==> flow/design.v <==
module SUBWAY(
    clk,
    rst_n,
    in_valid,
    init,
    in0,
    in1,
    in2,
    in3,
    out_valid,
    out
);
input clk, rst_n;
input in_valid;
input [1:0] init;
input [1:0] in0, in1, in2, in3; 
output reg       out_valid;
output reg [1:0] out;
parameter s_idle = 2'd0;
parameter s_input = 2'd1;
parameter s_cul = 2'd2;
parameter s_output = 2'd3;
genvar NN;
genvar MM;
integer i;
integer j;
parameter IDX = 9;
reg [1:0]current_state;
reg [1:0]next_state;
reg [1:0]init_pos;
reg [5:0]cnt;
reg [1:0]is_road;
reg [1:0] reg_dif;
reg [1:0]move;
wire UorD;
reg reg_UorD;
wire [1:0]dif1;
wire [1:0]dif2;
wire [1:0]dif;
reg [1:0] next_dif;
reg [1:0]next_pos;
reg [1:0]cur_pos;
reg [1:0] next_step[2:0];
wire [1:0]in_wire[3:0];
reg [1:0]in_a[IDX:0];
reg [1:0]in_b[IDX:0];
reg [1:0]in_c[IDX:0];
reg [1:0]in_d[IDX:0];
reg [1:0]out_pipe[54:0];
reg [1:0]road;
always@(posedge clk or negedge rst_n)begin
	if(!rst_n)
        current_state <= s_idle;
    else
        current_state <= next_state;
end
always@(*)begin
	case(current_state)
		s_idle: if(in_valid) next_state = s_input;
				else next_state = s_idle;
		s_input:if (cnt == 6'd7) next_state = s_cul;
				else next_state = s_input;
		s_cul:	if (cnt == 6'd62) next_state = s_output;
				else next_state = s_cul;				
		s_output: if (cnt == 6'd63) next_state = s_idle;
				else next_state = s_output;
		default: next_state = current_state;
	endcase 
end
always @(posedge clk or negedge rst_n) begin
    if(!rst_n)begin
		init_pos <= 2'd0;
    end   
    else
		case(current_state)
			s_idle: if(in_valid)begin
				init_pos <= init;
			end
			default: init_pos <= init_pos;
		endcase
end
always@(posedge clk or negedge rst_n)begin
	if(!rst_n)
        cnt <= 6'b0;
    else
		case(current_state)
			s_idle: cnt <= 6'd0;
			s_input: cnt <= cnt+6'd1;
			s_cul: if(cnt == 6'd62 ) cnt <= 6'd0;
					else cnt <= cnt+6'd1;
			s_output: if(cnt == 6'd63) cnt <= 6'd0;
					else cnt <= cnt+6'd1;
			default: cnt <= cnt;
		endcase
end
always@(posedge clk or negedge rst_n)begin
	if(!rst_n)
        out_valid <= 1'b0;
    else
		case(current_state)
			s_idle: out_valid <= 1'd0;
			s_input: out_valid <= 1'd0;
			s_output: 
				if(cnt == 6'd63) out_valid <= 1'd0;
				else   out_valid <= 1'd1;
			default: out_valid <= 1'd0;
		endcase
end
assign UorD = (cur_pos < road)?1'd0: 1'd1;  
assign dif1 = (cur_pos < road)?road: cur_pos;  
assign dif2 = (cur_pos < road)?cur_pos: road;
assign dif = dif1 - dif2;
always @(posedge clk or negedge rst_n) begin
	if(!rst_n)begin
        reg_UorD <= 2'd0;
    end 
	else begin
		reg_UorD <= UorD;
	end
end
always@(*)begin
	case(cur_pos)
	2'd0: begin
		next_step[0] = 2'b11;
		next_step[1] = in_a[1];
		next_step[2] = in_b[1];
	end
	2'd1: begin
		next_step[0] = in_a[1];
		next_step[1] = in_b[1];
		next_step[2] = in_c[1];
	end
	2'd2: begin
		next_step[0] = in_b[1];
		next_step[1] = in_c[1];
		next_step[2] = in_d[1];
	end
	2'd3: begin
		next_step[0] = in_c[1];
		next_step[1] = in_d[1];
		next_step[2] = 2'b11;
	end
	default: begin
		next_step[0] = in_c[1];
		next_step[1] = in_d[1];
		next_step[2] = 2'b11;
	end
	endcase
end
always@(*)begin
	if (dif != 2'd0) begin
		case(reg_UorD)
		1'd0: 
			case(next_step[2])
			2'd0: move = 2'b01;
			2'd1,
			2'd2,
			2'd3: 
				case(next_step[1])
				2'd0,
				2'd2: move = 2'd0;
				2'd1: move = 2'b11;
				default: move = 2'b0;
				endcase
			default: move = 2'b0;
			endcase
		1'd1: 
			case(next_step[0])
			2'd0: move = 2'b10;
			2'd1,
			2'd2,
			2'd3: 
				case(next_step[1])
				2'd0,
				2'd2: move = 2'd0;
				2'd1: move = 2'b11;
				default: move = 2'b0;
				endcase
			default: move = 2'b0;
			endcase
		default: move = 2'b0;
		endcase
	end
	else begin
		case(next_step[1])
		2'd0,
		2'd2: move = 2'd00;
		2'd1: move = 2'b11;
		default: move = 2'd0;  
		endcase
	end
end
always@(*)begin
	case(cur_pos)
	2'd0:begin
		case (move) 
		2'd1:
			next_pos = 2'd1;
		default:
			next_pos = 2'd0;
		endcase
	end 
	2'd1:begin
		case (move) 
		2'd1:
			next_pos = 2'd2;
		2'd2:
			next_pos = 2'd0;
		default:
			next_pos = 2'd1;
		endcase
	end
	2'd2:begin
		case (move) 
		2'd1:
			next_pos = 2'd3;
		2'd2:
			next_pos = 2'd1;
		default:
			next_pos = 2'd2;
		endcase
	end
	2'd3:begin
		case (move) 
		2'd2:
			next_pos = 2'd2;
		default:
			next_pos = 2'd3;
		endcase
	end
	default:next_pos = cur_pos;
	endcase
end
always@(*)begin
	if (in_b[8] == 2'd0)begin
		is_road = 2'd1;
	end
	else if (in_c[8] == 2'd0)begin
		is_road = 2'd2;
	end
	else if (in_a[8] == 2'd0)begin
		is_road = 2'd0;
	end
	else if (in_d[8] == 2'd0)begin
		is_road = 2'd3;
	end
	else begin
		is_road = 2'd1;
	end
end
always@(posedge clk)begin
	if(!rst_n)begin
        road <= 2'd0;
    end 
	else begin
		case(cnt[2:0])
		3'd0: 
			road <= is_road;
		default: road <= road;
		endcase
	end
end
always @(posedge clk or negedge rst_n) begin
	if(!rst_n)begin
        cur_pos <= 2'd0;
    end 
	else begin
		case(current_state)
		s_idle: cur_pos <= 2'd0;
		s_input: cur_pos <= init_pos;
		s_cul,
		s_output: cur_pos <= next_pos;
		default: cur_pos <= cur_pos;
		endcase
	end
end
always @(posedge clk or negedge rst_n) begin
	if(!rst_n)begin
        out <= 2'd0;
    end 
	else begin
		case(current_state)
		s_idle: out <= 2'd0;
		s_input: out <= 2'd0;
		s_output: 
			if(cnt == 6'd63) out <= 2'd0;
			else out <= out_pipe[0]; 
		default: out <= 2'd0;
		endcase
	end
end
always @(posedge clk or negedge rst_n) begin
	if(!rst_n)begin
		for (i=0; i<55; i=i+1)begin
			out_pipe[i]<=2'd0; 
		end
    end 
	else begin
		case(current_state)
		s_idle: begin
			for (i=0; i<55; i=i+1)begin
				out_pipe[i]<=2'd0; 
			end
		end
		s_output,
		s_cul: begin
			out_pipe[54] <= move;
			for (i=0; i<54; i=i+1)begin
				out_pipe[i]<=out_pipe[i+1]; 
			end
		end
		default: begin
			for (i=0; i<55; i=i+1)begin
				out_pipe[i]<=2'd0; 
			end
		end
		endcase
	end
end
always @(posedge clk or negedge rst_n) begin
    if(!rst_n)begin
        for (i = 0; i<IDX; i=i+1)begin
			in_a[i]<=2'd0;
		end
    end   
    else
		case(current_state)
			s_idle: if(in_valid)begin
						in_a[IDX-1]<=in0;
						for (i = 0; i<IDX-1; i=i+1)begin
							in_a[i]<=in_a[i+1];
						end
					end
					else begin 
						for (i = 0; i<IDX; i=i+1)begin
							in_a[i]<=in_a[i];
						end
					end
			s_input,
			s_cul:if(in_valid)begin
						in_a[IDX-1]<=in0;
						for (i = 0; i<IDX-1; i=i+1)begin
							in_a[i]<=in_a[i+1];
						end
					end
					else begin 
						for (i = 0; i<IDX; i=i+1)begin
							in_a[i]<=in_a[i];
						end
					end
			s_output:begin
				if(in_valid)begin
					in_a[IDX-1]<= in0;
				end
				else begin
					in_a[IDX-1]<= 2'd0;
				end
				for (i = 0; i<IDX-1; i=i+1)begin
					in_a[i]<=in_a[i+1];
				end
			end
			default: begin 
						for (i = 0; i<IDX; i=i+1)begin
							in_a[i]<=in_a[i];
						end
					end
		endcase
end
always @(posedge clk or negedge rst_n) begin
    if(!rst_n)begin
        for (i = 0; i<IDX; i=i+1)begin
			in_b[i]<=2'd0;
		end
    end   
    else
		case(current_state)
			s_idle: if(in_valid)begin
						in_b[IDX-1]<=in1;
						for (i = 0; i<IDX-1; i=i+1)begin
							in_b[i]<=in_b[i+1];
						end
					end
					else begin 
						for (i = 0; i<IDX; i=i+1)begin
							in_b[i]<=in_b[i];
						end
					end
			s_input,
			s_cul:if(in_valid)begin
						in_b[IDX-1]<=in1;
						for (i = 0; i<IDX-1; i=i+1)begin
							in_b[i]<=in_b[i+1];
						end
					end
					else begin 
						for (i = 0; i<IDX; i=i+1)begin
							in_b[i]<=in_b[i];
						end
					end
			s_output:begin
				if(in_valid)begin
					in_b[IDX-1]<= in1;
				end
				else begin
					in_b[IDX-1]<= 2'd0;
				end
				for (i = 0; i<IDX-1; i=i+1)begin
					in_b[i]<=in_b[i+1];
				end
			end
			default: begin 
						for (i = 0; i<IDX; i=i+1)begin
							in_b[i]<=in_b[i];
						end
					end
		endcase
end
always @(posedge clk or negedge rst_n) begin
    if(!rst_n)begin
        for (i = 0; i<IDX; i=i+1)begin
			in_c[i]<=2'd0;
		end
    end   
    else
		case(current_state)
			s_idle: if(in_valid)begin
						in_c[IDX-1]<=in2;
						for (i = 0; i<IDX-1; i=i+1)begin
							in_c[i]<=in_c[i+1];
						end
					end
					else begin 
						for (i = 0; i<IDX; i=i+1)begin
							in_c[i]<=in_c[i];
						end
					end
			s_input,
			s_cul:if(in_valid)begin
						in_c[IDX-1]<=in2;
						for (i = 0; i<IDX-1; i=i+1)begin
							in_c[i]<=in_c[i+1];
						end
					end
					else begin 
						for (i = 0; i<IDX; i=i+1)begin
							in_c[i]<=in_c[i];
						end
					end
			s_output:begin
				if(in_valid)begin
					in_c[IDX-1]<= in2;
				end
				else begin
					in_c[IDX-1]<= 2'd0;
				end
				for (i = 0; i<IDX-1; i=i+1)begin
					in_c[i]<=in_c[i+1];
				end
			end
			default: begin 
						for (i = 0; i<IDX; i=i+1)begin
							in_c[i]<=in_c[i];
						end
					end
		endcase
end
always @(posedge clk or negedge rst_n) begin
    if(!rst_n)begin
        for (i = 0; i<IDX; i=i+1)begin
			in_d[i]<=2'd0;
		end
    end   
    else
		case(current_state)
			s_idle: if(in_valid)begin
						in_d[IDX-1]<=in3;
						for (i = 0; i<IDX-1; i=i+1)begin
							in_d[i]<=in_d[i+1];
						end
					end
					else begin 
						for (i = 0; i<IDX; i=i+1)begin
							in_d[i]<=in_d[i];
						end
					end
			s_input,
			s_cul:if(in_valid)begin
						in_d[IDX-1]<=in3;
						for (i = 0; i<IDX-1; i=i+1)begin
							in_d[i]<=in_d[i+1];
						end
					end
					else begin 
						for (i = 0; i<IDX; i=i+1)begin
							in_d[i]<=in_d[i];
						end
					end
			s_output:begin
				if(in_valid)begin
					in_d[IDX-1]<= in3;
				end
				else begin
					in_d[IDX-1]<= 2'd0;
				end
				for (i = 0; i<IDX-1; i=i+1)begin
					in_d[i]<=in_d[i+1];
				end
			end
			default: begin 
						for (i = 0; i<IDX; i=i+1)begin
							in_d[i]<=in_d[i];
						end
					end
		endcase
end
endmodule
# Reports on SUBWAY
# Each step is given for the RTL above and for the edited RTL.
# Lines under "orig" count in the file above, lines under "edited" in the edited file.
# "delta": "edited" minus "orig" as printed here. "rel_change_pct": 100 x difference / "orig".
# The mark - stands for no value.
dict set report inputs {
  design {SUBWAY}
  clock {clk}
  cell_library {sky130hd}
  lib_corner {tt_025C_1v80}
}

# Edit of the RTL
# Unified diff, file above to edited file.
# This change comes from a script, not from a designer. The edited design behaves differently; no optimisation was intended.
# begin of diff
@@ -5,5 +5,5 @@
     init,
     in0,
-    in1,
+    in1_pad,
     in2,
     in3,
@@ -14,7 +14,9 @@
 input in_valid;
 input [1:0] init;
-input [1:0] in0, in1, in2, in3; 
+input [1:0] in0, in1_pad, in2, in3; 
 output reg       out_valid;
 output reg [1:0] out;
+reg [1:0] in1;
+always @(posedge clk) in1 <= in1_pad;
 parameter s_idle = 2'd0;
 parameter s_input = 2'd1;
# end of diff

# Word-level counts
# Counts by Yosys on the flattened word-level netlist (proc, flatten, opt, wreduce). Print and check cells are left out. Cells with the same type and inputs are merged into one.
# element orig edited delta rel_change_pct
set word_totals {}
lappend word_totals {ff_bits 192 194 2 1.04}
lappend word_totals {input_bits 13 13 0 0.00}
lappend word_totals {mem_bits_rw 0 0 0 -}
lappend word_totals {clocked_rd_ports_x_width 0 0 0 -}
lappend word_totals {rom_bits 0 0 0 -}
lappend word_totals {output_inout_bits 3 3 0 0.00}
lappend word_totals {elab_cells 289 290 1 0.35}
lappend word_totals {latch_bits 0 0 0 -}
lappend word_totals {mem_count 0 0 0 -}
# element orig edited delta rel_change_pct
set op_classes {}
lappend op_classes {bitwise 1 1 0 0.00}
lappend op_classes {n_shift 0 0 0 -}
lappend op_classes {equal 19 19 0 0.00}
lappend op_classes {n_mul 0 0 0 -}
lappend op_classes {muxes 156 156 0 0.00}
lappend op_classes {n_reduce_logical 15 15 0 0.00}
lappend op_classes {n_addsub 2 2 0 0.00}
lappend op_classes {n_div 0 0 0 -}
lappend op_classes {compare 1 1 0 0.00}
# operator orig edited delta rel_change_pct
set ops {}
lappend ops {{2-bit two-way mux} 103 103 0 0.00}
lappend ops {{2-bit case mux with 2-bit select} 37 37 0 0.00}
lappend ops {{2-bit equality test with constant B} 9 9 0 0.00}
lappend ops {{2-bit zero test} 8 8 0 0.00}
lappend ops {{1-bit two-way mux} 7 7 0 0.00}
lappend ops {{2-bit by 1-bit equality test with 1-bit output with constant B} 6 6 0 0.00}
lappend ops {{2-bit case mux with 4-bit select} 5 5 0 0.00}
lappend ops {{3-bit OR reduction} 3 3 0 0.00}
lappend ops {{6-bit equality test with constant B} 2 2 0 0.00}
lappend ops {{6-bit two-way mux} 2 2 0 0.00}
lappend ops {{6-bit by 1-bit adder with 6-bit output with constant B} 1 1 0 0.00}
lappend ops {{6-bit by 3-bit equality test with 1-bit output with constant B} 1 1 0 0.00}
lappend ops {{3-bit zero test} 1 1 0 0.00}
lappend ops {{2-bit less-than comparator} 1 1 0 0.00}
lappend ops {{2-bit by 1-bit != test with 1-bit output with constant B} 1 1 0 0.00}
lappend ops {{1-bit inverter} 1 1 0 0.00}
lappend ops {{2-bit case mux with 3-bit select} 1 1 0 0.00}
lappend ops {{6-bit case mux with 4-bit select} 1 1 0 0.00}
lappend ops {{2-bit AND reduction} 1 1 0 0.00}
lappend ops {{2-bit nonzero test} 1 1 0 0.00}
lappend ops {{2-bit OR reduction} 1 1 0 0.00}
lappend ops {{2-bit subtractor} 1 1 0 0.00}

# Logic depth
# Yosys ltp: most cells in a row. Word level: on the elaborated netlist, between registers, memories and ports. Mapped: between sequential cells and ports; inverters and the memories' decode and read muxes count.
# element orig edited delta rel_change_pct
set depth {}
lappend depth {word_depth 11 11 0 0.00}
lappend depth {ABC_AREA 0 0 - -}
lappend depth {ltp_mapped 12 12 0 0.00}
lappend depth {mapped_depth_nobuf 11 11 0 0.00}

# After synthesis
# The flow's flattened synthesis, as Yosys stat reports it; memories are mapped. The netlist is that of the ABC_AREA named above (0 if unset); the other value can give another one.
# element orig edited delta rel_change_pct
set mapped {}
lappend mapped {flip_flops 194 196 2 1.03}
lappend mapped {synth_area_um2 7026.7 7066.8 40.1 0.57}
lappend mapped {seq_area_um2 4845.9 4885.9 40.0 0.83}
lappend mapped {buf_cells 22 22 0 0.00}
lappend mapped {cells 498 500 2 0.40}
# cell orig edited delta rel_change_pct
set types {}
lappend types {sky130_fd_sc_hd__dfxtp_1 2 4 2 100.00}
lappend types {sky130_fd_sc_hd__dfrtp_1 191 191 0 0.00}
lappend types {sky130_fd_sc_hd__nor2b_1 113 113 0 0.00}
lappend types {sky130_fd_sc_hd__mux2_2 49 49 0 0.00}
lappend types {sky130_fd_sc_hd__nand2_1 23 23 0 0.00}
lappend types {sky130_fd_sc_hd__nor2_1 13 13 0 0.00}
lappend types {sky130_fd_sc_hd__inv_1 11 11 0 0.00}
lappend types {sky130_fd_sc_hd__o21ai_0 11 11 0 0.00}
lappend types {sky130_fd_sc_hd__clkbuf_1 10 10 0 0.00}
lappend types {sky130_fd_sc_hd__mux2_1 10 10 0 0.00}
lappend types {sky130_fd_sc_hd__ha_1 7 7 0 0.00}
lappend types {sky130_fd_sc_hd__buf_4 5 5 0 0.00}
lappend types {sky130_fd_sc_hd__buf_2 4 4 0 0.00}
lappend types {sky130_fd_sc_hd__nand3_1 4 4 0 0.00}
lappend types {sky130_fd_sc_hd__xor2_1 3 3 0 0.00}
lappend types {sky130_fd_sc_hd__a211oi_1 2 2 0 0.00}
lappend types {sky130_fd_sc_hd__a21oi_1 2 2 0 0.00}
lappend types {sky130_fd_sc_hd__and2_1 2 2 0 0.00}
# The list need not be complete.

# Worst setup path after synthesis
# Path of least setup slack by OpenSTA after synthesis, without wires, with an ideal clock, recovery checks aside; 20% of the period is set as input and as output delay. Where synthesis merged equal registers, the netlist keeps one of their names.
# element orig edited delta rel_change_pct
set synth_timing {}
lappend synth_timing {kind reg-to-reg reg-to-reg - -}
lappend synth_timing {startpoint {reg cur_pos[0]} {reg cur_pos[0]} - -}
lappend synth_timing {endpoint {reg cur_pos[0]} {reg cur_pos[0]} - -}
lappend synth_timing {path_slack_ps 349 349 0 -}
lappend synth_timing {path_delay_ps 2151 2151 0 0.00}
lappend synth_timing {setup_ps 137 137 0 -}
lappend synth_timing {period_ps 2500 2500 0 0.00}
lappend synth_timing {path_buffers 1 1 0 0.00}
lappend synth_timing {t_arrival_ps 2014 2014 0 0.00}
lappend synth_timing {path_stages 10 10 0 0.00}
lappend synth_timing {required_time_ps 2363 2363 0 0.00}
lappend synth_timing {period_less_setup_slack_ps 2151 2151 0 0.00}
# "path_delay_ps" is the arrival time less input delay plus setup time.
# "path_stages": output pins that drive a net of the path, with the launching flip-flop's if there is one; two outputs of one cell count as two.
# "period_less_setup_slack_ps" is the clock period less the worst setup slack; recovery checks do not enter. This is arithmetic on one report: input and output delays are still those of the set period (20% each).
# Between the ends stands the longest chain of elaborated cells between them, by number of cells; it is not shown to be the way that was timed. Of several equally long chains one is given.
# Each line given opens the expression or statement behind the cell; cells for indexed reads and writes are added by Yosys, which also makes memories of some case tables.
# A register here has more assigning lines than the two given.
dict set report synth_between_orig {
  cell_sequence {sky130_fd_sc_hd__dfrtp_1 > sky130_fd_sc_hd__buf_6 > sky130_fd_sc_hd__inv_4 > sky130_fd_sc_hd__mux4_2 > sky130_fd_sc_hd__a2bb2oi_2 > sky130_fd_sc_hd__inv_1 > sky130_fd_sc_hd__ha_1 > sky130_fd_sc_hd__mux2_2 > sky130_fd_sc_hd__a21oi_1 > sky130_fd_sc_hd__o21ai_0}
  elab_chain_cells 11
  cone_cells 36
  cone_classes {1 x add/sub; 1 x compare; 12 x eq/ne; 16 x mux; 6 x reduce/logical}
}
# element line_no
set synth_lines_orig {}
lappend synth_lines_orig {{start, declared} 42} ;# reg [1:0]cur_pos;
lappend synth_lines_orig {{start, assigned} 270} ;# s_input: cur_pos <= init_pos;
lappend synth_lines_orig {{start, assigned} 272} ;# s_output: cur_pos <= next_pos;
lappend synth_lines_orig {{2-bit equality test} 122} ;# case(cur_pos)
lappend synth_lines_orig {{2-bit case mux with 4-bit select} 122}
lappend synth_lines_orig {{2-bit by 1-bit equality test with 1-bit output} 173} ;# case(next_step[1])
lappend synth_lines_orig {{2-bit two-way mux} 173}
lappend synth_lines_orig {{2-bit case mux with 2-bit select} 168} ;# case(next_step[0])
lappend synth_lines_orig {{2-bit case mux with 2-bit select} 152} ;# case(reg_UorD)
lappend synth_lines_orig {{2-bit two-way mux} 151} ;# if (dif != 2'd0) begin
lappend synth_lines_orig {{2-bit equality test} 224} ;# case (move)
lappend synth_lines_orig {{1-bit two-way mux} 224}
lappend synth_lines_orig {{2-bit case mux with 4-bit select} 194} ;# case(cur_pos)
lappend synth_lines_orig {{2-bit case mux with 3-bit select} 268} ;# case(current_state)
lappend synth_lines_orig {{end, assigned} 270}
lappend synth_lines_orig {{end, assigned} 272}
lappend synth_lines_orig {{end, declared} 42}
dict set report synth_between_edited {
  cell_sequence {sky130_fd_sc_hd__dfrtp_1 > sky130_fd_sc_hd__buf_6 > sky130_fd_sc_hd__inv_4 > sky130_fd_sc_hd__mux4_2 > sky130_fd_sc_hd__a2bb2oi_2 > sky130_fd_sc_hd__inv_1 > sky130_fd_sc_hd__ha_1 > sky130_fd_sc_hd__mux2_2 > sky130_fd_sc_hd__a21oi_1 > sky130_fd_sc_hd__o21ai_0}
  elab_chain_cells 11
  cone_cells 36
  cone_classes {1 x add/sub; 1 x compare; 12 x eq/ne; 16 x mux; 6 x reduce/logical}
}
# element line_no
set synth_lines_edited {}
lappend synth_lines_edited {{start, declared} 44} ;# reg [1:0]cur_pos;
lappend synth_lines_edited {{start, assigned} 272} ;# s_input: cur_pos <= init_pos;
lappend synth_lines_edited {{start, assigned} 274} ;# s_output: cur_pos <= next_pos;
lappend synth_lines_edited {{2-bit equality test} 124} ;# case(cur_pos)
lappend synth_lines_edited {{2-bit case mux with 4-bit select} 124}
lappend synth_lines_edited {{2-bit by 1-bit equality test with 1-bit output} 175} ;# case(next_step[1])
lappend synth_lines_edited {{2-bit two-way mux} 175}
lappend synth_lines_edited {{2-bit case mux with 2-bit select} 170} ;# case(next_step[0])
lappend synth_lines_edited {{2-bit case mux with 2-bit select} 154} ;# case(reg_UorD)
lappend synth_lines_edited {{2-bit two-way mux} 153} ;# if (dif != 2'd0) begin
lappend synth_lines_edited {{2-bit equality test} 226} ;# case (move)
lappend synth_lines_edited {{1-bit two-way mux} 226}
lappend synth_lines_edited {{2-bit case mux with 4-bit select} 196} ;# case(cur_pos)
lappend synth_lines_edited {{2-bit case mux with 3-bit select} 270} ;# case(current_state)
lappend synth_lines_edited {{end, assigned} 272}
lappend synth_lines_edited {{end, assigned} 274}
lappend synth_lines_edited {{end, declared} 44}

# Worst path after layout
# Path of least setup slack in the final report of the runs of set A (OpenROAD, finished layout, wires in). Where an end is a register, its clock arrival counts in the times.
# The path's times are printed in steps of 10 ps; the period is the one set.
# element orig edited delta rel_change_pct
set layout_timing {}
lappend layout_timing {kind reg-to-reg reg-to-reg - -}
lappend layout_timing {startpoint {reg cur_pos[0]} {reg cur_pos[0]} - -}
lappend layout_timing {endpoint {reg cur_pos[0]} {reg cur_pos[0]} - -}
lappend layout_timing {t_arrival_ps 2590 2660 70 2.70}
lappend layout_timing {period_ps 2500 2500 0 0.00}
lappend layout_timing {path_buffers 0 0 0 -}
lappend layout_timing {required_time_ps 2790 2800 10 0.36}
lappend layout_timing {path_stages 9 9 0 0.00}
lappend layout_timing {setup_ps 130 130 0 -}
lappend layout_timing {path_slack_ps 200 140 -60 -}
# Between the ends stands the longest chain of elaborated cells between them, by number of cells; it is not shown to be the way that was timed. Of several equally long chains one is given.
# A register here has more assigning lines than the two given.
dict set report layout_between_orig {
  cell_sequence {sky130_fd_sc_hd__dfrtp_2 > sky130_fd_sc_hd__inv_4 > sky130_fd_sc_hd__mux4_2 > sky130_fd_sc_hd__a2bb2oi_2 > sky130_fd_sc_hd__inv_1 > sky130_fd_sc_hd__ha_1 > sky130_fd_sc_hd__mux2_2 > sky130_fd_sc_hd__a21oi_1 > sky130_fd_sc_hd__o21ai_0}
  elab_chain_cells 11
  cone_cells 36
  cone_classes {1 x add/sub; 1 x compare; 12 x eq/ne; 16 x mux; 6 x reduce/logical}
}
# element line_no
set layout_lines_orig {}
lappend layout_lines_orig {{start, declared} 42} ;# reg [1:0]cur_pos;
lappend layout_lines_orig {{start, assigned} 270} ;# s_input: cur_pos <= init_pos;
lappend layout_lines_orig {{start, assigned} 272} ;# s_output: cur_pos <= next_pos;
lappend layout_lines_orig {{2-bit equality test} 122} ;# case(cur_pos)
lappend layout_lines_orig {{2-bit case mux with 4-bit select} 122}
lappend layout_lines_orig {{2-bit by 1-bit equality test with 1-bit output} 173} ;# case(next_step[1])
lappend layout_lines_orig {{2-bit two-way mux} 173}
lappend layout_lines_orig {{2-bit case mux with 2-bit select} 168} ;# case(next_step[0])
lappend layout_lines_orig {{2-bit case mux with 2-bit select} 152} ;# case(reg_UorD)
lappend layout_lines_orig {{2-bit two-way mux} 151} ;# if (dif != 2'd0) begin
lappend layout_lines_orig {{2-bit equality test} 224} ;# case (move)
lappend layout_lines_orig {{1-bit two-way mux} 224}
lappend layout_lines_orig {{2-bit case mux with 4-bit select} 194} ;# case(cur_pos)
lappend layout_lines_orig {{2-bit case mux with 3-bit select} 268} ;# case(current_state)
lappend layout_lines_orig {{end, assigned} 270}
lappend layout_lines_orig {{end, assigned} 272}
lappend layout_lines_orig {{end, declared} 42}
dict set report layout_between_edited {
  cell_sequence {sky130_fd_sc_hd__dfrtp_1 > sky130_fd_sc_hd__inv_4 > sky130_fd_sc_hd__mux4_2 > sky130_fd_sc_hd__a2bb2oi_2 > sky130_fd_sc_hd__inv_1 > sky130_fd_sc_hd__ha_1 > sky130_fd_sc_hd__mux2_2 > sky130_fd_sc_hd__a21oi_1 > sky130_fd_sc_hd__o21ai_0}
  elab_chain_cells 11
  cone_cells 36
  cone_classes {1 x add/sub; 1 x compare; 12 x eq/ne; 16 x mux; 6 x reduce/logical}
}
# element line_no
set layout_lines_edited {}
lappend layout_lines_edited {{start, declared} 44} ;# reg [1:0]cur_pos;
lappend layout_lines_edited {{start, assigned} 272} ;# s_input: cur_pos <= init_pos;
lappend layout_lines_edited {{start, assigned} 274} ;# s_output: cur_pos <= next_pos;
lappend layout_lines_edited {{2-bit equality test} 124} ;# case(cur_pos)
lappend layout_lines_edited {{2-bit case mux with 4-bit select} 124}
lappend layout_lines_edited {{2-bit by 1-bit equality test with 1-bit output} 175} ;# case(next_step[1])
lappend layout_lines_edited {{2-bit two-way mux} 175}
lappend layout_lines_edited {{2-bit case mux with 2-bit select} 170} ;# case(next_step[0])
lappend layout_lines_edited {{2-bit case mux with 2-bit select} 154} ;# case(reg_UorD)
lappend layout_lines_edited {{2-bit two-way mux} 153} ;# if (dif != 2'd0) begin
lappend layout_lines_edited {{2-bit equality test} 226} ;# case (move)
lappend layout_lines_edited {{1-bit two-way mux} 226}
lappend layout_lines_edited {{2-bit case mux with 4-bit select} 196} ;# case(cur_pos)
lappend layout_lines_edited {{2-bit case mux with 3-bit select} 270} ;# case(current_state)
lappend layout_lines_edited {{end, assigned} 272}
lappend layout_lines_edited {{end, assigned} 274}
lappend layout_lines_edited {{end, declared} 44}

# Flow runs
# Both versions went through the flow (Yosys, OpenROAD) with the same settings in each pair. Constraints: input delay and output delay 20% of the set period each, output load 0.01 pF.
dict set report settings_set_A {
  period_ns 2.5
  CAP_MARGIN 20
  CORE_MARGIN 2
  CORE_UTILIZATION 40
  SLEW_MARGIN 20
}
# element orig edited delta rel_change_pct
set measured_set_A {}
lappend measured_set_A {synthesis_area_um2 7026.7 7066.8 40.1 0.57}
lappend measured_set_A {dieArea_um2 18643.2 18745.7 102.5 0.55}
lappend measured_set_A {setup_worst_slack_ps 204 140 -64 -}
lappend measured_set_A {period_less_ws_ps 2296 2360 64 2.79}
lappend measured_set_A {stdcell_area_um2 8089.0 8091.5 2.5 0.03}
lappend measured_set_A {totalPower_mw 8.137 8.121 -0.016 -0.20}
dict set report settings_set_B {
  ABC_AREA 1
  CAP_MARGIN 35
  CORE_ASPECT_RATIO 0.91
  CORE_UTILIZATION 21
  CTS_CLUSTER_DIAMETER 51
  HOLD_SLACK_MARGIN 0.14
  MAX_ROUTING_LAYER {met5}
  PLACE_DENSITY_LB_ADDON 0.1
  SETUP_SLACK_MARGIN -0.03
  TNS_END_PERCENT 50
  period_ns 1.78
  CORE_MARGIN 2
  SLEW_MARGIN 20
}
# element orig edited delta rel_change_pct
set measured_set_B {}
lappend measured_set_B {synthesis_area_um2 7234.4 7274.5 40.1 0.55}
lappend measured_set_B {dieArea_um2 35952.1 36146.5 194.4 0.54}
lappend measured_set_B {setup_worst_slack_ps -144 -151 -7 -}
lappend measured_set_B {period_less_ws_ps 1924 1931 7 0.36}
lappend measured_set_B {stdcell_area_um2 8823.5 8892.3 68.8 0.78}
lappend measured_set_B {totalPower_mw 11.858 11.732 -0.126 -1.06}
# "period_less_ws_ps" means the clock period less the worst setup slack. The figure is calculated, with input and output delays left at 20% of the set period.
# "totalPower_mw" is the tool's figure for a default switching activity; nothing was simulated.
